==> flow/design.v <==
module SumModule(input [31:0] num1, num2, output signed [31:0] result);
    assign result = num1 + num2;
endmodule
module Mux2to1(input sel, input [31:0] a, b, output[31:0] out);
	assign out = (sel == 0) ? a : b;
endmodule
module Mux3to1(input [1:0] sel, input[31:0] a, b, c, output [31:0] out);
	assign out= (sel == 2'b00) ? a:
		    (sel == 2'b01) ? b:
		    (sel == 2'b10) ? c:
			{32{1'b0}};
endmodule
module Mux4to1(input [1:0] sel, input[31:0] a, b, c, d, output [31:0] out);
	assign out= (sel == 2'b00) ? a:
		    (sel == 2'b01) ? b:
		    (sel == 2'b10) ? c:
		    (sel == 2'b11) ? d:
			{32{1'b0}};
endmodule
module DFlipFlop(input clk, en, sclr, d, output reg q);
    always @(posedge clk) begin
        if (sclr)
            q <= 1'b0;
        else if (en)
            q <= d;
    end
endmodule
module Register #(parameter N = 32) (
    input clk, en, sclr,
    input [N-1:0] d,
    output reg [N-1:0] q
);
    always @(posedge clk) begin
        if (sclr)
            q <= {N{1'b0}};
        else if (en)
            q <= d;
    end
endmodule
module RegisterFile(input clk, we, input [4:0] A1, A2, A3, input[31:0] WD3, output[31:0] RD1, RD2);
	reg[31:0] regFile [1:31];
	assign RD1 = (A1 == 5'd0) ? 32'b0 : (we && A3 == A1) ? WD3 : regFile[A1];
	assign RD2 = (A2 == 5'd0) ? 32'b0 : (we && A3 == A2) ? WD3 : regFile[A2];
	always@(posedge clk)begin 
		if(we == 1 && A3 != 5'b0)
			regFile[A3] <= WD3;
	end
endmodule
module ArithmeticLogicUnit (input signed [31:0] operandA, operandB, input [2:0] controlSignal, output reg [31:0] result, output zeroFlag);
    always @(operandA, operandB, controlSignal) begin
        case (controlSignal)
            3'b000:  result = operandA + operandB;
            3'b001:  result = operandA - operandB;
            3'b010:  result = operandA & operandB;
            3'b011:  result = operandA | operandB;
            3'b100:  result = operandA ^ operandB;
            3'b101:  result = operandA < operandB ? 1'b1 : 1'b0;
            3'b110:  result = $unsigned(operandA) < $unsigned(operandB) ? 1'b1 : 1'b0;
            default: result = {32{1'b0}};
        endcase
    end
    assign zeroFlag = ~|result;
endmodule
module ImmediateExtend(input [2:0] immSelect, input [31:7] instructionPart, output reg [31:0] extendedImmediate);
    always @(immSelect, instructionPart) begin 
        case(immSelect)
            3'b000: extendedImmediate = {{20{instructionPart[31]}}, instructionPart[31:20]};
            3'b001: extendedImmediate = {{20{instructionPart[31]}}, instructionPart[31:25], instructionPart[11:7]};
            3'b010: extendedImmediate = {{12{instructionPart[31]}}, instructionPart[31], instructionPart[19:12], instructionPart[20], instructionPart[30:21], 1'b0};
            3'b011: extendedImmediate = {{19{instructionPart[31]}}, instructionPart[31], instructionPart[7], instructionPart[30:25], instructionPart[11:8], 1'b0};
            3'b100: extendedImmediate = {instructionPart[31:12], {12{1'b0}}};
            default: extendedImmediate = {32{1'b0}};
        endcase
    end
endmodule
module ControlUnit(input [2:0] function3, input [6:0] function7, opcode, output reg memWrite, aluSrc, regWrite, jump, branch, jalr, output reg [1:0] resultSrc, output reg [2:0] aluControl, immSrc);
    wire [9:0] functionn;
    assign functionn = {function7, function3};
    always @(function3, function7, opcode) begin
        {memWrite, aluSrc, regWrite, jump, branch, jalr, resultSrc, aluControl, immSrc} = 14'b00000000000000;
        case (opcode)
            7'b0110011: begin
                regWrite = 1'b1;
                case (functionn)
                    10'b0000000000: aluControl = 3'b000;
                    10'b0100000000: aluControl = 3'b001;
                    10'b0000000111: aluControl = 3'b010;
                    10'b0000000110: aluControl = 3'b011;
                    10'b0000000010: aluControl = 3'b101;
                    10'b0000000011: aluControl = 3'b110;
                endcase
            end
            7'b0000011: {regWrite, resultSrc, aluSrc} = 4'b1011;
            7'b0010011: begin
                {aluSrc, regWrite} = 2'b11;
                case (function3)
                    3'b100: aluControl = 3'b100;
                    3'b110: aluControl = 3'b011;
                    3'b010: aluControl = 3'b101;
                    3'b011: aluControl = 3'b110;
                endcase
            end
            7'b1100111: {jalr, aluSrc, resultSrc, regWrite} = 5'b11101;
            7'b0100011: {immSrc, aluSrc, memWrite} = 5'b00111;
            7'b1101111: {resultSrc, immSrc, regWrite, jump} = 7'b1001011;
            7'b1100011: begin
                {branch, immSrc} = 4'b1011;
                case (function3)
                    3'b000: aluControl = 3'b001;
                    3'b001: aluControl = 3'b001;
                    3'b100: aluControl = 3'b101;
                    3'b101: aluControl = 3'b101;
                endcase
            end
            7'b0110111: {resultSrc, immSrc, regWrite} = 6'b111001;
        endcase
    end
endmodule
module ControlDecoder(input jalrFlag, jumpFlag, branchFlag, zeroFlag, aluResultFlag, input [2:0] funcCode, output [1:0] pcSource);
    assign pcSource = (jalrFlag) ? 2'b10 :
        ((jumpFlag) ||
        (branchFlag && funcCode == 3'b000 && zeroFlag) ||  
        (branchFlag && funcCode == 3'b001 && ~zeroFlag) ||  
        (branchFlag && funcCode == 3'b100 && aluResultFlag) ||  
        (branchFlag && funcCode == 3'b101 && ~aluResultFlag)) ? 2'b01 :  
        2'b00;
endmodule
module HazardUnit(
    input RegWriteM, RegWriteW,
    input [1:0] ResultSrcE, PCSrcE, ResultSrcM, ResultSrcW,
    input [4:0] Rs1D, Rs2D, Rs1E, Rs2E, RdE, RdM, RdW,
    output StallF, StallD, FlushD, FlushE,
    output [1:0] ForwardAE, ForwardBE
);
    wire loadStall;
    assign ForwardAE = ((Rs1E == RdM && RegWriteM) && Rs1E != 0) ? 2'b10 :
                      (((Rs1E == RdW && RegWriteW) && Rs1E != 0) || (Rs1E == RdW && ResultSrcW == 2'b11 && Rs1E != 0)) ? 2'b01 :
                      (Rs1E == RdM && ResultSrcM == 2'b11 && Rs1E != 0) ? 2'b11 :
                      2'b00;
    assign ForwardBE = ((Rs2E == RdM && RegWriteM) && Rs2E != 0) ? 2'b10 :
                      (((Rs2E == RdW && RegWriteW) && Rs2E != 0) || (Rs2E == RdW && ResultSrcW == 2'b11 && Rs2E != 0)) ? 2'b01 :
                      (Rs2E == RdM && ResultSrcM == 2'b11 && Rs2E != 0) ? 2'b11 :
                      2'b00;
    assign loadStall = ((Rs1D == RdE) || (Rs2D == RdE)) && ResultSrcE == 2'b01;
    assign StallF = loadStall;
    assign StallD = loadStall;
    assign FlushE = loadStall || (PCSrcE == 2'b01) || (PCSrcE == 2'b10);
    assign FlushD = (PCSrcE == 2'b01) || (PCSrcE == 2'b10);
endmodule
module IF_ID_Regs(
    input clk, sclr, en, 
    input [31:0] InstrF, PCF, PCPlus4F, 
    output [31:0] InstrD, PCD, PCPlus4D
);
    Register R1(clk, en, sclr, InstrF, InstrD);
    Register R2(clk, en, sclr, PCF, PCD);
    Register R3(clk, en, sclr, PCPlus4F, PCPlus4D);
endmodule
module ID_EX_Regs(
    input clk, sclr, RegWriteD, MemWriteD, ALUSrcD, JumpD, BranchD, JalrD, 
    input [1:0] ResultSrcD, 
    input [2:0] ALUControlD, func3D, 
    input [4:0] Rs1D, Rs2D, RdD, 
    input [31:0] PCD, ExtImmD, PCPlus4D, RD1D, RD2D, 
    output RegWriteE, MemWriteE, ALUSrcE, JumpE, BranchE, JalrE, 
    output [1:0] ResultSrcE, 
    output [2:0] ALUControlE, func3E, 
    output [4:0] Rs1E, Rs2E, RdE, 
    output [31:0] PCE, ExtImmE, PCPlus4E, RD1E, RD2E
);
    DFlipFlop D1(clk, 1'b1, sclr, RegWriteD, RegWriteE);
    DFlipFlop D2(clk, 1'b1, sclr, MemWriteD, MemWriteE);
    DFlipFlop D3(clk, 1'b1, sclr, JumpD, JumpE);
    DFlipFlop D4(clk, 1'b1, sclr, ALUSrcD, ALUSrcE);
    DFlipFlop D5(clk, 1'b1, sclr, BranchD, BranchE);
    DFlipFlop D6(clk, 1'b1, sclr, JalrD, JalrE);
    Register #(2) R4 (clk, 1'b1, sclr, ResultSrcD, ResultSrcE);
    Register #(3) R5 (clk, 1'b1, sclr, ALUControlD, ALUControlE);
    Register #(3) R6 (clk, 1'b1, sclr, func3D, func3E);
    Register #(5) R7 (clk, 1'b1, sclr, Rs1D, Rs1E);
    Register #(5) R8 (clk, 1'b1, sclr, Rs2D, Rs2E);
    Register #(5) R9 (clk, 1'b1, sclr, RdD, RdE);
    Register R10 (clk, 1'b1, sclr, PCD, PCE);
    Register R11(clk, 1'b1, sclr, ExtImmD, ExtImmE);
    Register R12(clk, 1'b1, sclr, PCPlus4D, PCPlus4E);
    Register R13(clk, 1'b1, sclr, RD1D, RD1E);
    Register R14(clk, 1'b1, sclr, RD2D, RD2E);
endmodule
module EX_Mem_Regs(
    input clk, rst, RegWriteE, MemWriteE, 
    input [1:0] ResultSrcE, 
    input [4:0] RdE, 
    input [31:0] ALUResultE, WriteDataE, ExtImmE, PCPlus4E, 
    output RegWriteM, MemWriteM, 
    output [1:0] ResultSrcM, 
    output [4:0] RdM, 
    output [31:0] ALUResultM, WriteDataM, ExtImmM, PCPlus4M
);
    DFlipFlop D7(clk, 1'b1, rst, RegWriteE, RegWriteM);
    DFlipFlop D8(clk, 1'b1, rst, MemWriteE, MemWriteM);
    Register #(2) R15 (clk, 1'b1, rst, ResultSrcE, ResultSrcM);
    Register #(5) R16 (clk, 1'b1, rst, RdE, RdM);
    Register R17 (clk, 1'b1, 1'b0, ALUResultE, ALUResultM);
    Register R18 (clk, 1'b1, 1'b0, WriteDataE, WriteDataM);
    Register R19 (clk, 1'b1, 1'b0, ExtImmE, ExtImmM);
    Register R20 (clk, 1'b1, 1'b0, PCPlus4E, PCPlus4M);
endmodule
module Mem_WB_Regs(
    input clk, rst, RegWriteM, 
    input [1:0] ResultSrcM, 
    input [4:0] RdM, 
    input [31:0] ALUResultM, ReadDataM, ExtImmM, PCPlus4M, 
    output RegWriteW, 
    output [1:0] ResultSrcW, 
    output [4:0] RdW, 
    output [31:0] ALUResultW, ReadDataW, ExtImmW, PCPlus4W
);
    DFlipFlop D9(clk, 1'b1, rst, RegWriteM, RegWriteW);
    Register #(2) R21 (clk, 1'b1, rst, ResultSrcM, ResultSrcW);
    Register #(5) R22 (clk, 1'b1, rst, RdM, RdW);
    Register R23 (clk, 1'b1, 1'b0, ALUResultM, ALUResultW);
    Register R24 (clk, 1'b1, 1'b0, ReadDataM, ReadDataW);
    Register R25 (clk, 1'b1, 1'b0, ExtImmM, ExtImmW);
    Register R26 (clk, 1'b1, 1'b0, PCPlus4M, PCPlus4W);
endmodule
module DataPath (
    input clk, rst, MemWriteD, ALUSrcD, RegWriteD, JumpD, BranchD, JalrD, StallF, StallD, FlushD, FlushE, 
    input [1:0] ResultSrcD, ForwardAE, ForwardBE, PCSrcE, 
    input [2:0] ALUControlD, ImmSrcD, 
    output BranchE, JumpE, JalrE, ZeroE, ALUResult0, RegWriteM, RegWriteW, 
    output [1:0] ResultSrcE,  
    output [2:0] func3D, func3E, 
    output [6:0] func7, op, 
    output [4:0] Rs1D, Rs2D, Rs1E, Rs2E, RdE, RdM, RdW, 
    output [1:0] ResultSrcM, ResultSrcW,
    output [31:0] imem_addr, input [31:0] imem_rdata,
    output [31:0] dmem_addr, output [31:0] dmem_wdata, output dmem_we, input [31:0] dmem_rdata
);
    wire [31:0] PCPlus4F, PCTargetE, ALUResultE, PCF_, PCF, InstrF, InstrD, ResultW, RD1D, RD2D, ExtImmD, SrcAE, ALUResultM, RD1E, RD2E,
        WriteDataE, ExtImmE, SrcBE, PCE, WriteDataM, ReadDataM, ALUResultW, ReadDataW, PCPlus4W, ExtImmW, PCD, PCPlus4D, PCPlus4E, ExtImmM, PCPlus4M;
    wire [4:0] RdD;
    wire [2:0] ALUControlE;
    wire [31:0] ResultM;
    wire MemWriteM, RegWriteE, MemWriteE, ALUSrcE;
    assign ALUResult0 = ALUResultE[0];
    assign Rs1D = InstrD[19:15];
    assign Rs2D = InstrD[24:20];
    assign RdD = InstrD[11:7];
    assign func3D = InstrD[14:12];
    assign func7 = InstrD[31:25];
    assign op = InstrD[6:0];
    Mux3to1 PCMux(PCSrcE, PCPlus4F, PCTargetE, ALUResultE, PCF_);
    Register PCReg(clk, ~StallF, rst, PCF_, PCF);
    assign imem_addr = PCF;
    assign InstrF = imem_rdata;
    SumModule PCAdd4(PCF, 4, PCPlus4F);
    IF_ID_Regs IF_ID_Reg(clk, FlushD | rst, ~StallD, InstrF, PCF, PCPlus4F, InstrD, PCD, PCPlus4D);
    RegisterFile RegFile(clk, RegWriteW, InstrD[19:15], InstrD[24:20], RdW, ResultW, RD1D, RD2D);
    ImmediateExtend Extend(ImmSrcD, InstrD[31:7], ExtImmD);
    ID_EX_Regs ID_EX_Reg(clk, FlushE | rst, RegWriteD, MemWriteD, ALUSrcD, JumpD, BranchD, JalrD, ResultSrcD, ALUControlD, 
        func3D, Rs1D, Rs2D, RdD, PCD, ExtImmD, PCPlus4D, RD1D, RD2D, RegWriteE, MemWriteE, ALUSrcE, JumpE, BranchE, JalrE, 
        ResultSrcE, ALUControlE, func3E, Rs1E, Rs2E, RdE, PCE, ExtImmE, PCPlus4E, RD1E, RD2E);
    Mux4to1 ForwardAMux(ForwardAE, RD1E, ResultW, ResultM, ExtImmE, SrcAE);
    Mux4to1 ForwardBMux(ForwardBE, RD2E, ResultW, ResultM, ExtImmE, WriteDataE);
    Mux2to1 ALUSrcBMux(ALUSrcE, WriteDataE, ExtImmE, SrcBE);
    SumModule PCImmAdd(PCE, ExtImmE, PCTargetE);
    ArithmeticLogicUnit ALU(SrcAE, SrcBE, ALUControlE, ALUResultE, ZeroE);
    EX_Mem_Regs EX_Mem_Reg(clk, rst, RegWriteE, MemWriteE, ResultSrcE, RdE, ALUResultE, WriteDataE, ExtImmE, 
        PCPlus4E, RegWriteM, MemWriteM, ResultSrcM, RdM, ALUResultM, WriteDataM, ExtImmM, PCPlus4M);
    assign dmem_addr = ALUResultM;
    assign dmem_wdata = WriteDataM;
    assign dmem_we = MemWriteM;
    assign ReadDataM = dmem_rdata;
    assign ResultM = ResultSrcM[1] ? (ResultSrcM[0] ? ExtImmM : PCPlus4M) : ALUResultM;
    Mem_WB_Regs Mem_WB_Reg(clk, rst, RegWriteM, ResultSrcM, RdM, ALUResultM, ReadDataM, ExtImmM, PCPlus4M, 
        RegWriteW, ResultSrcW, RdW, ALUResultW, ReadDataW, ExtImmW, PCPlus4W);
    Mux4to1 ResultSrcMux(ResultSrcW, ALUResultW, ReadDataW, PCPlus4W, ExtImmW, ResultW);
endmodule
module TopLevelPipe(input clk, rst,
	output [31:0] imem_addr, input [31:0] imem_rdata,
	output [31:0] dmem_addr, output [31:0] dmem_wdata, output dmem_we, input [31:0] dmem_rdata);
	wire MemWriteD, ALUSrcD, RegWriteD, JumpD, BranchD, JalrD, RegWriteM, RegWriteW, JalrE, JumpE, BranchE, ZeroE, ALUResult0, StallF, StallD, FlushD, FlushE;
	wire[1:0] ResultSrcD, ResultSrcE, PCSrcE, ForwardAE, ForwardBE, ResultSrcM, ResultSrcW;
	wire[2:0] func3D, func3E, ALUControlD, ImmSrcD;
	wire[4:0] Rs1D, Rs2D, Rs1E, Rs2E, RdE, RdM, RdW;
	wire[6:0] func7, op;
	ControlUnit	CTRL(func3D, func7, op, MemWriteD, ALUSrcD, RegWriteD, JumpD, BranchD, JalrD, ResultSrcD, ALUControlD, ImmSrcD);
	HazardUnit	HU(RegWriteM, RegWriteW, ResultSrcE, PCSrcE, ResultSrcM, ResultSrcW, Rs1D, Rs2D, Rs1E, Rs2E, RdE, RdM, RdW, StallF, StallD, FlushD, FlushE, ForwardAE, ForwardBE);
	ControlDecoder		DC(JalrE, JumpE, BranchE, ZeroE, ALUResult0, func3E, PCSrcE);
	DataPath	DP(clk, rst, MemWriteD, ALUSrcD, RegWriteD, JumpD, BranchD, JalrD, StallF, StallD, FlushD, FlushE, 
		ResultSrcD, ForwardAE, ForwardBE, PCSrcE, ALUControlD, ImmSrcD, BranchE, JumpE, JalrE, ZeroE, ALUResult0, RegWriteM, RegWriteW, 
		ResultSrcE, func3D, func3E, func7, op, Rs1D, Rs2D, Rs1E, Rs2E, RdE, RdM, RdW, ResultSrcM, ResultSrcW,
		imem_addr, imem_rdata, dmem_addr, dmem_wdata, dmem_we, dmem_rdata);
endmodule
### Step by step through the tools: TopLevelPipe

The steps from the RTL of TopLevelPipe to its reports follow in flow order.
Line numbers count from 1 in the design file above.
Operators: Yosys type, input widths -> output width; for muxes data width and select width s.
Library cell names are shortened.
The mark - stands for no value.

| inputs | value |
|---|---|
| top | TopLevelPipe |
| clock port | clk |
| library | sky130hd |
| corner | tt_025C_1v80 |

### Word-level counts

Counts by Yosys on the flattened word-level netlist (proc, flatten, opt, wreduce; memories kept). Print and check cells are left out.
Memory sizes are those after Yosys's memory passes, which may raise the word count (mostly to a power of two), join words into wider ones and drop unused or constant bits.

| cells by class | value |
|---|---|
| add/sub/neg operators | 4 |
| multiply operators | 0 |
| divide/modulo/power cells | 0 |
| order comparisons | 2 |
| eq/ne operators | 51 |
| shift-type cells | 0 |
| muxes and demuxes | 45 |
| bitwise logic cells | 6 |
| reduce/logical cells | 58 |

Operator list:

| kind | number |
|---|---|
| $mux 32 | 19 |
| $pmux 32 s7 | 1 |
| $pmux 32 s5 | 1 |
| $add 32x32->32 | 2 |
| $lt 32x32->1 | 2 |
| $add 32x3->32 const B | 1 |
| $sub 32x32->32 | 1 |
| $and 32x32->32 | 1 |
| $or 32x32->32 | 1 |
| $xor 32x32->32 | 1 |
| $reduce_or 32->1 | 1 |
| $eq 5x5->1 | 6 |
| $eq 3x3->1 const B | 9 |
| $logic_and 1x1->1 | 26 |
| $pmux 3 s4 | 2 |
| $eq 7x6->1 const B | 3 |
| $eq 7x7->1 const B | 3 |
| $eq 10x2->1 const B | 2 |
| $eq 10x3->1 const B | 2 |
| $eq 3x2->1 const B | 6 |
| $eq 2x2->1 const B | 8 |
| $reduce_bool 5->1 | 3 |
| $pmux 3 s5 | 1 |
| $mux 2 | 7 |
| $eq 3x1->1 const B | 4 |
| $logic_not 3->1 | 4 |
| $logic_or 1x1->1 | 10 |
| $eq 10x9->1 const B | 1 |

Not listed: further kinds 16, cells in them 38.

| storage and ports | value |
|---|---|
| register bits after elaboration | 526 |
| bits in latches | 0 |
| memory bits (writable) | 992 |
| memory bits (read-only) | 0 |
| clocked read ports x word width | 64 |
| memories | 1 |
| input port bits | 66 |
| output and inout port bits | 97 |
| word-level cells | 201 |

Memories:

| name | words | bits a word | read ports | wr ports | line | text |
|---|---|---|---|---|---|---|
| DP.RegFile.regFile | 31 | 32 | 2 | 1 | 41 | `reg[31:0] regFile [1:31];` |

### Longest topological paths

Yosys ltp: most cells in a row. Word level: on the elaborated netlist, between registers, memories and ports. Mapped: between sequential cells and ports; inverters and the memories' decode and read muxes count.

| logic depth | value |
|---|---|
| depth in word-level cells | 29 |
| ABC_AREA | 0 |
| gate-level depth with buffers | 30 |
| gate-level depth less buffers | 25 |

### Synthesis result

Yosys stat after the flow's synthesis: flattened, memories mapped to cells. It holds for the ABC_AREA given above (unset counts as 0); a run with the other value may have another netlist.
Totals and module areas in this step are rounded.

Cell types:

| cell | number | total area (um^2) |
|---|---|---|
| edfxtp_1 | 992 | 2.98E+04 |
| mux4_2 | 608 | 1.37E+04 |
| dfxtp_1 | 590 | 1.18E+04 |
| mux2i_1 | 189 | 1.89E+03 |
| a21oi_1 | 366 | 1.83E+03 |
| ha_1 | 145 | 1814.24 |
| nor2_1 | 412 | 1.55E+03 |
| nand2_1 | 362 | 1.36E+03 |
| clkbuf_1 | 270 | 1.01E+03 |
| a211oi_2 | 62 | 775.744 |
| and3_1 | 116 | 725.696 |
| o21ai_0 | 132 | 660.634 |
| xnor2_1 | 61 | 534.262 |
| inv_1 | 113 | 424.157 |
| xor2_1 | 48 | 420.403 |
| a211oi_1 | 47 | 352.838 |
| a211o_1 | 38 | 332.819 |
| nor2b_1 | 51 | 319.056 |

Other cell types: 89; their cells: 712.

| mapped netlist | value |
|---|---|
| cell count | 5314 |
| chip area (Yosys) | 74500 um^2 |
| sequential area | 41600 um^2 |
| flip-flops | 1582 |
| buffers | 373 |

The figures by module come from a second, unflattened synthesis with its own total; it is not the netlist above.

| second synthesis, totals | value |
|---|---|
| cells (unflattened synthesis) | 6557 |
| area (unflattened synthesis) | 84000 um^2 |

Each row is one instance without its submodules.

By module:

| module | instances | cells | area (um^2) | seq. area (um^2) |
|---|---|---|---|---|
| RegisterFile | 1 | 2759 | 47200 | 29800 |
| Register | 17 | 103 | 1160 | 641 |
| ArithmeticLogicUnit | 1 | 885 | 5970 | 0.0 |
| SumModule | 2 | 236 | 1730 | 0.0 |
| Mux4to1 | 3 | 39 | 815 | 0.0 |
| Register #(N=5) | 5 | 16 | 180 | 100 |
| Mux3to1 | 1 | 77 | 787 | 0.0 |
| DataPath | 1 | 113 | 733 | 0.0 |
| ImmediateExtend | 1 | 69 | 552 | 0.0 |
| Mux2to1 | 1 | 36 | 544 | 0.0 |
| HazardUnit | 1 | 68 | 497 | 0.0 |
| ControlUnit | 1 | 55 | 342 | 0.0 |
| DFlipFlop | 9 | 3 | 33.8 | 20.0 |
| Register #(N=2) | 3 | 6 | 67.6 | 40.0 |

Modules not listed: 7.

### Timing after synthesis

Source: OpenSTA report_checks on the synthesized netlist (no wires, ideal clock, input and output delay 20% of the period each), path of least setup slack; recovery checks are left aside. Register names are those of the netlist, which keeps one name where synthesis merged equal registers.

| timing path after synthesis | value |
|---|---|
| kind | register to register |
| start point | register DP.Mem_WB_Reg.R21.q[0] |
| end point | register DP.PCReg.q[19] |
| clock period | 10.0 ns |
| library setup time | 0.100 ns |
| launch time at the first pin | 0.000 ns |
| arrival | 6.425 ns |
| required time | 9.900 ns |
| slack | 3.476 ns |
| delay of the path | 6.525 ns |
| stages on the path | 24 |
| path buffers | 4 |
| synthesis period reached | 6.524 ns |

"delay of the path" is the arrival time less input delay plus setup time.
"stages on the path": output pins that drive a net of the path, with the launching flip-flop's if there is one; two outputs of one cell count as two.
"synthesis period reached" is the clock period less the worst setup slack; recovery checks do not enter. This is arithmetic on one report: input and output delays are still those of the set period (20% each).

| between the ends, after synthesis | value |
|---|---|
| path through | dfxtp_1 > clkbuf_1 > buf_1 > buf_1 > mux4_2 > nor2_1 > a21oi_1 > o22ai_1 > a21oi_1 > mux2i_1 > ha_1 > buf_2 > or4_1 > a21oi_1 > o21ai_0 > and2_1 > a211o_1 > nor3_1 > o2111a_1 > and4_2 > a21bo_4 > nand3_4 > mux2_4 > a2111oi_4 |
| elaborated cells between the ends (all ways) | 64 |
| those cells by class | add/sub (2); compare (2); eq/ne (11); mux (25); logic (4); reduce/logical (20) |

Ends and longest elaborated chain, after synthesis:

| what | line | text |
|---|---|---|
| from (decl) | 31 | `output reg [N-1:0] q` |
| from (assign) | 35 | `q <= {N{1'b0}};` |
| from (assign) | 37 | `q <= d;` |
| to (assign) | 35 |  |
| to (assign) | 37 |  |
| to (decl) | 31 |  |

No chain of elaborated cells between the ends is given.
Some nets on the timed path still bear RTL names; the line given drives or declares the net.

Nets with RTL names, path after synthesis:

| net | line | text |
|---|---|---|
| DP.ForwardAMux.b[4] | 14 | `assign out= (sel == 2'b00) ? a:` |
| DP.ALUSrcBMux.a[4] | 14 |  |
| DP.ALU.result[15] | 51 | `case (controlSignal)` |

### Path in the finished layout

From the final timing report of flow run 1: the path of least setup slack in the routed layout; clock arrival at registers is part of the times.

| timing path after layout | value |
|---|---|
| kind | register to register |
| start point | register DP.ID_EX_Reg.R8.q[2] |
| end point | register DP.PCReg.q[4] |
| clock period | 14.7 ns |
| library setup time | 0.11 ns |
| launch time at the first pin | 0.84 ns |
| arrival | 10.69 ns |
| required time | 15.43 ns |
| slack | 4.74 ns |
| stages on the path | 25 |
| path buffers | 3 |

| between the ends, after layout | value |
|---|---|
| path through | dfxtp_1 > or4_1 > nor2_1 > or4_2 > buf_4 > and2_1 > nand2_1 > buf_4 > o22ai_1 > a21oi_1 > mux2_2 > ha_1 > a21oi_1 > nand3b_1 > nor4bb_1 > o31a_1 > a211oi_1 > o32ai_2 > nor4_1 > and4_2 > a21bo_4 > nand4_1 > buf_4 > o22ai_1 > a221o_1 |
| elaborated cells between the ends (all ways) | 53 |
| those cells by class | add/sub (2); compare (2); eq/ne (7); mux (16); logic (4); reduce/logical (22) |

Ends and longest elaborated chain, after layout:

| what | line | text |
|---|---|---|
| from (decl) | 31 | `output reg [N-1:0] q` |
| from (assign) | 35 | `q <= {N{1'b0}};` |
| from (assign) | 37 | `q <= d;` |
| to (assign) | 35 |  |
| to (assign) | 37 |  |
| to (decl) | 31 |  |

No chain of elaborated cells between the ends is given.
Some nets on the timed path still bear RTL names; the line given drives or declares the net.

Nets with RTL names, path after layout:

| net | line | text |
|---|---|---|
| DP.ALUSrcBMux.a[17] | 14 | `assign out= (sel == 2'b00) ? a:` |
| DP.ALU.result[26] | 51 | `case (controlSignal)` |

Wiki page: TopLevelPipe / flow data

TopLevelPipe through Yosys and OpenROAD on sky130hd: 4 stored runs, unordered, with their settings and measured results. The constraints put input and output delay at 20% of the set period each and load the outputs with 0.01 pF.
"clock period reached" is the run's clock period less its worst setup slack. It is reckoned from that one timing run; input and output delays stay at 20% of the period that was set.
"worst path time" = time allowed to the worst setup path (clock period - input delay - output delay, where it has them) - its slack; a late launch clock adds to it, a late capture clock takes from it.
By "total power after layout" is meant OpenSTA's value without simulated activity: inputs other than the clock are taken to toggle once in ten clock periods, and the tool carries that through the logic.
Values from the reports are rounded here.

## Flow run 1

==> flow/run.sh <==
#!/bin/bash
# the make line also repeats the synthesis and layout settings of config.mk as NAME=value (left out here)
make -C /OpenROAD-flow-scripts/flow DESIGN_CONFIG=/design/flow/config.mk WORK_HOME=/design/flow/orfs CLKGATE_MAP_FILE= finish
==> flow/config.mk <==
export PLATFORM = sky130hd
export DESIGN_NAME = TopLevelPipe
export DESIGN_NICKNAME = TopLevelPipe
export VERILOG_FILES = /design/flow/design.v
export SDC_FILE = /design/flow/constraint.sdc
export NUM_CORES = 4
export LEC_CHECK = 0
export CAP_MARGIN = 20
export CORE_MARGIN = 2
export CORE_UTILIZATION = 43
export CTS_CLUSTER_DIAMETER = 229
export MAX_ROUTING_LAYER = met4
export MIN_ROUTING_LAYER = met1
export PLACE_DENSITY_LB_ADDON = 0.22
export SLEW_MARGIN = 20
==> flow/constraint.sdc <==
create_clock -name core_clock -period 14.7 [get_ports {clk}]
set_input_delay 2.9400 -clock core_clock [delete_from_list [all_inputs] [get_ports {clk}]]
set_output_delay 2.9400 -clock core_clock [all_outputs]
set_load 0.01 [all_outputs]

| result of flow run 1 | value |
|---|---|
| standard-cell area after layout | 84400 um^2 |
| worst-case hold slack | 0.314 ns |
| utilization of the finished layout | 49.1 % |
| worst path time | 9.96 ns |
| type of the worst setup path | register to register |
| total negative slack on setup checks | 0.000 ns |
| clock period reached | 9.959 ns |
| total power after layout | 10.9 mW |
| synthesis area | 74500 um^2 |
| setup slack of the worst path | 4.74 ns |
| die outline area | 177000 um^2 |

## Flow run 2

==> flow/run.sh <==
#!/bin/bash
# the make line also repeats the synthesis and layout settings of config.mk as NAME=value (left out here)
make -C /OpenROAD-flow-scripts/flow DESIGN_CONFIG=/design/flow/config.mk WORK_HOME=/design/flow/orfs CLKGATE_MAP_FILE= finish
==> flow/config.mk <==
export PLATFORM = sky130hd
export DESIGN_NAME = TopLevelPipe
export DESIGN_NICKNAME = TopLevelPipe
export VERILOG_FILES = /design/flow/design.v
export SDC_FILE = /design/flow/constraint.sdc
export NUM_CORES = 4
export LEC_CHECK = 0
export CAP_MARGIN = 20
export CELL_PAD_IN_SITES_DETAIL_PLACEMENT = 1
export CORE_ASPECT_RATIO = 0.51
export CORE_MARGIN = 5
export CORE_UTILIZATION = 38
export CTS_CLUSTER_DIAMETER = 364
export GPL_TIMING_DRIVEN = 0
export MAX_ROUTING_LAYER = met4
export MIN_ROUTING_LAYER = met1
export PLACE_DENSITY_LB_ADDON = 0.23
export SETUP_SLACK_MARGIN = 0.06
export SLEW_MARGIN = 5
==> flow/constraint.sdc <==
create_clock -name core_clock -period 5.77 [get_ports {clk}]
set_input_delay 1.1540 -clock core_clock [delete_from_list [all_inputs] [get_ports {clk}]]
set_output_delay 1.1540 -clock core_clock [all_outputs]
set_load 0.01 [all_outputs]

| result of flow run 2 | value |
|---|---|
| standard-cell area after layout | 92600 um^2 |
| worst-case hold slack | 0.328 ns |
| utilization of the finished layout | 47.3 % |
| worst path time | 7.40 ns |
| type of the worst setup path | register to register |
| total negative slack on setup checks | -425 ns |
| clock period reached | 7.401 ns |
| total power after layout | 29.2 mW |
| synthesis area | 74500 um^2 |
| setup slack of the worst path | -1.63 ns |
| die outline area | 205000 um^2 |

## Flow run 3

==> flow/run.sh <==
#!/bin/bash
# the make line also repeats the synthesis and layout settings of config.mk as NAME=value (left out here)
make -C /OpenROAD-flow-scripts/flow DESIGN_CONFIG=/design/flow/config.mk WORK_HOME=/design/flow/orfs CLKGATE_MAP_FILE= finish
==> flow/config.mk <==
export PLATFORM = sky130hd
export DESIGN_NAME = TopLevelPipe
export DESIGN_NICKNAME = TopLevelPipe
export VERILOG_FILES = /design/flow/design.v
export SDC_FILE = /design/flow/constraint.sdc
export NUM_CORES = 4
export LEC_CHECK = 0
export ABC_AREA = 0
export CAP_MARGIN = 20
export CELL_PAD_IN_SITES_GLOBAL_PLACEMENT = 1
export CORE_ASPECT_RATIO = 1.05
export CORE_MARGIN = 4
export CORE_UTILIZATION = 58
export CTS_CLUSTER_DIAMETER = 260
export CTS_CLUSTER_SIZE = 12
export GPL_TIMING_DRIVEN = 0
export PLACE_DENSITY = 0.89
export SETUP_SLACK_MARGIN = 0.72
export SLEW_MARGIN = 35
==> flow/constraint.sdc <==
create_clock -name core_clock -period 6.75 [get_ports {clk}]
set_input_delay 1.3500 -clock core_clock [delete_from_list [all_inputs] [get_ports {clk}]]
set_output_delay 1.3500 -clock core_clock [all_outputs]
set_load 0.01 [all_outputs]

| result of flow run 3 | value |
|---|---|
| standard-cell area after layout | 90200 um^2 |
| worst-case hold slack | 0.326 ns |
| utilization of the finished layout | 70.9 % |
| worst path time | 6.85 ns |
| type of the worst setup path | register to register |
| total negative slack on setup checks | -4.97 ns |
| clock period reached | 6.852 ns |
| total power after layout | 23.6 mW |
| synthesis area | 74500 um^2 |
| setup slack of the worst path | -0.102 ns |
| die outline area | 134000 um^2 |

## Flow run 4

==> flow/run.sh <==
#!/bin/bash
# the make line also repeats the synthesis and layout settings of config.mk as NAME=value (left out here)
make -C /OpenROAD-flow-scripts/flow DESIGN_CONFIG=/design/flow/config.mk WORK_HOME=/design/flow/orfs CLKGATE_MAP_FILE= finish
==> flow/config.mk <==
export PLATFORM = sky130hd
export DESIGN_NAME = TopLevelPipe
export DESIGN_NICKNAME = TopLevelPipe
export VERILOG_FILES = /design/flow/design.v
export SDC_FILE = /design/flow/constraint.sdc
export NUM_CORES = 4
export LEC_CHECK = 0
export CAP_MARGIN = 20
export CORE_MARGIN = 2
export CORE_UTILIZATION = 40
export GPL_ROUTABILITY_DRIVEN = 0
export GPL_TIMING_DRIVEN = 0
export SLEW_MARGIN = 20
==> flow/constraint.sdc <==
create_clock -name core_clock -period 10.0 [get_ports {clk}]
set_input_delay 2.0000 -clock core_clock [delete_from_list [all_inputs] [get_ports {clk}]]
set_output_delay 2.0000 -clock core_clock [all_outputs]
set_load 0.01 [all_outputs]

| result of flow run 4 | value |
|---|---|
| standard-cell area after layout | 86600 um^2 |
| worst-case hold slack | 0.325 ns |
| utilization of the finished layout | 46.7 % |
| worst path time | 9.95 ns |
| type of the worst setup path | register to register |
| total negative slack on setup checks | 0.000 ns |
| clock period reached | 9.954 ns |
| total power after layout | 16.1 mW |
| synthesis area | 74500 um^2 |
| setup slack of the worst path | 0.046 ns |
| die outline area | 190000 um^2 |
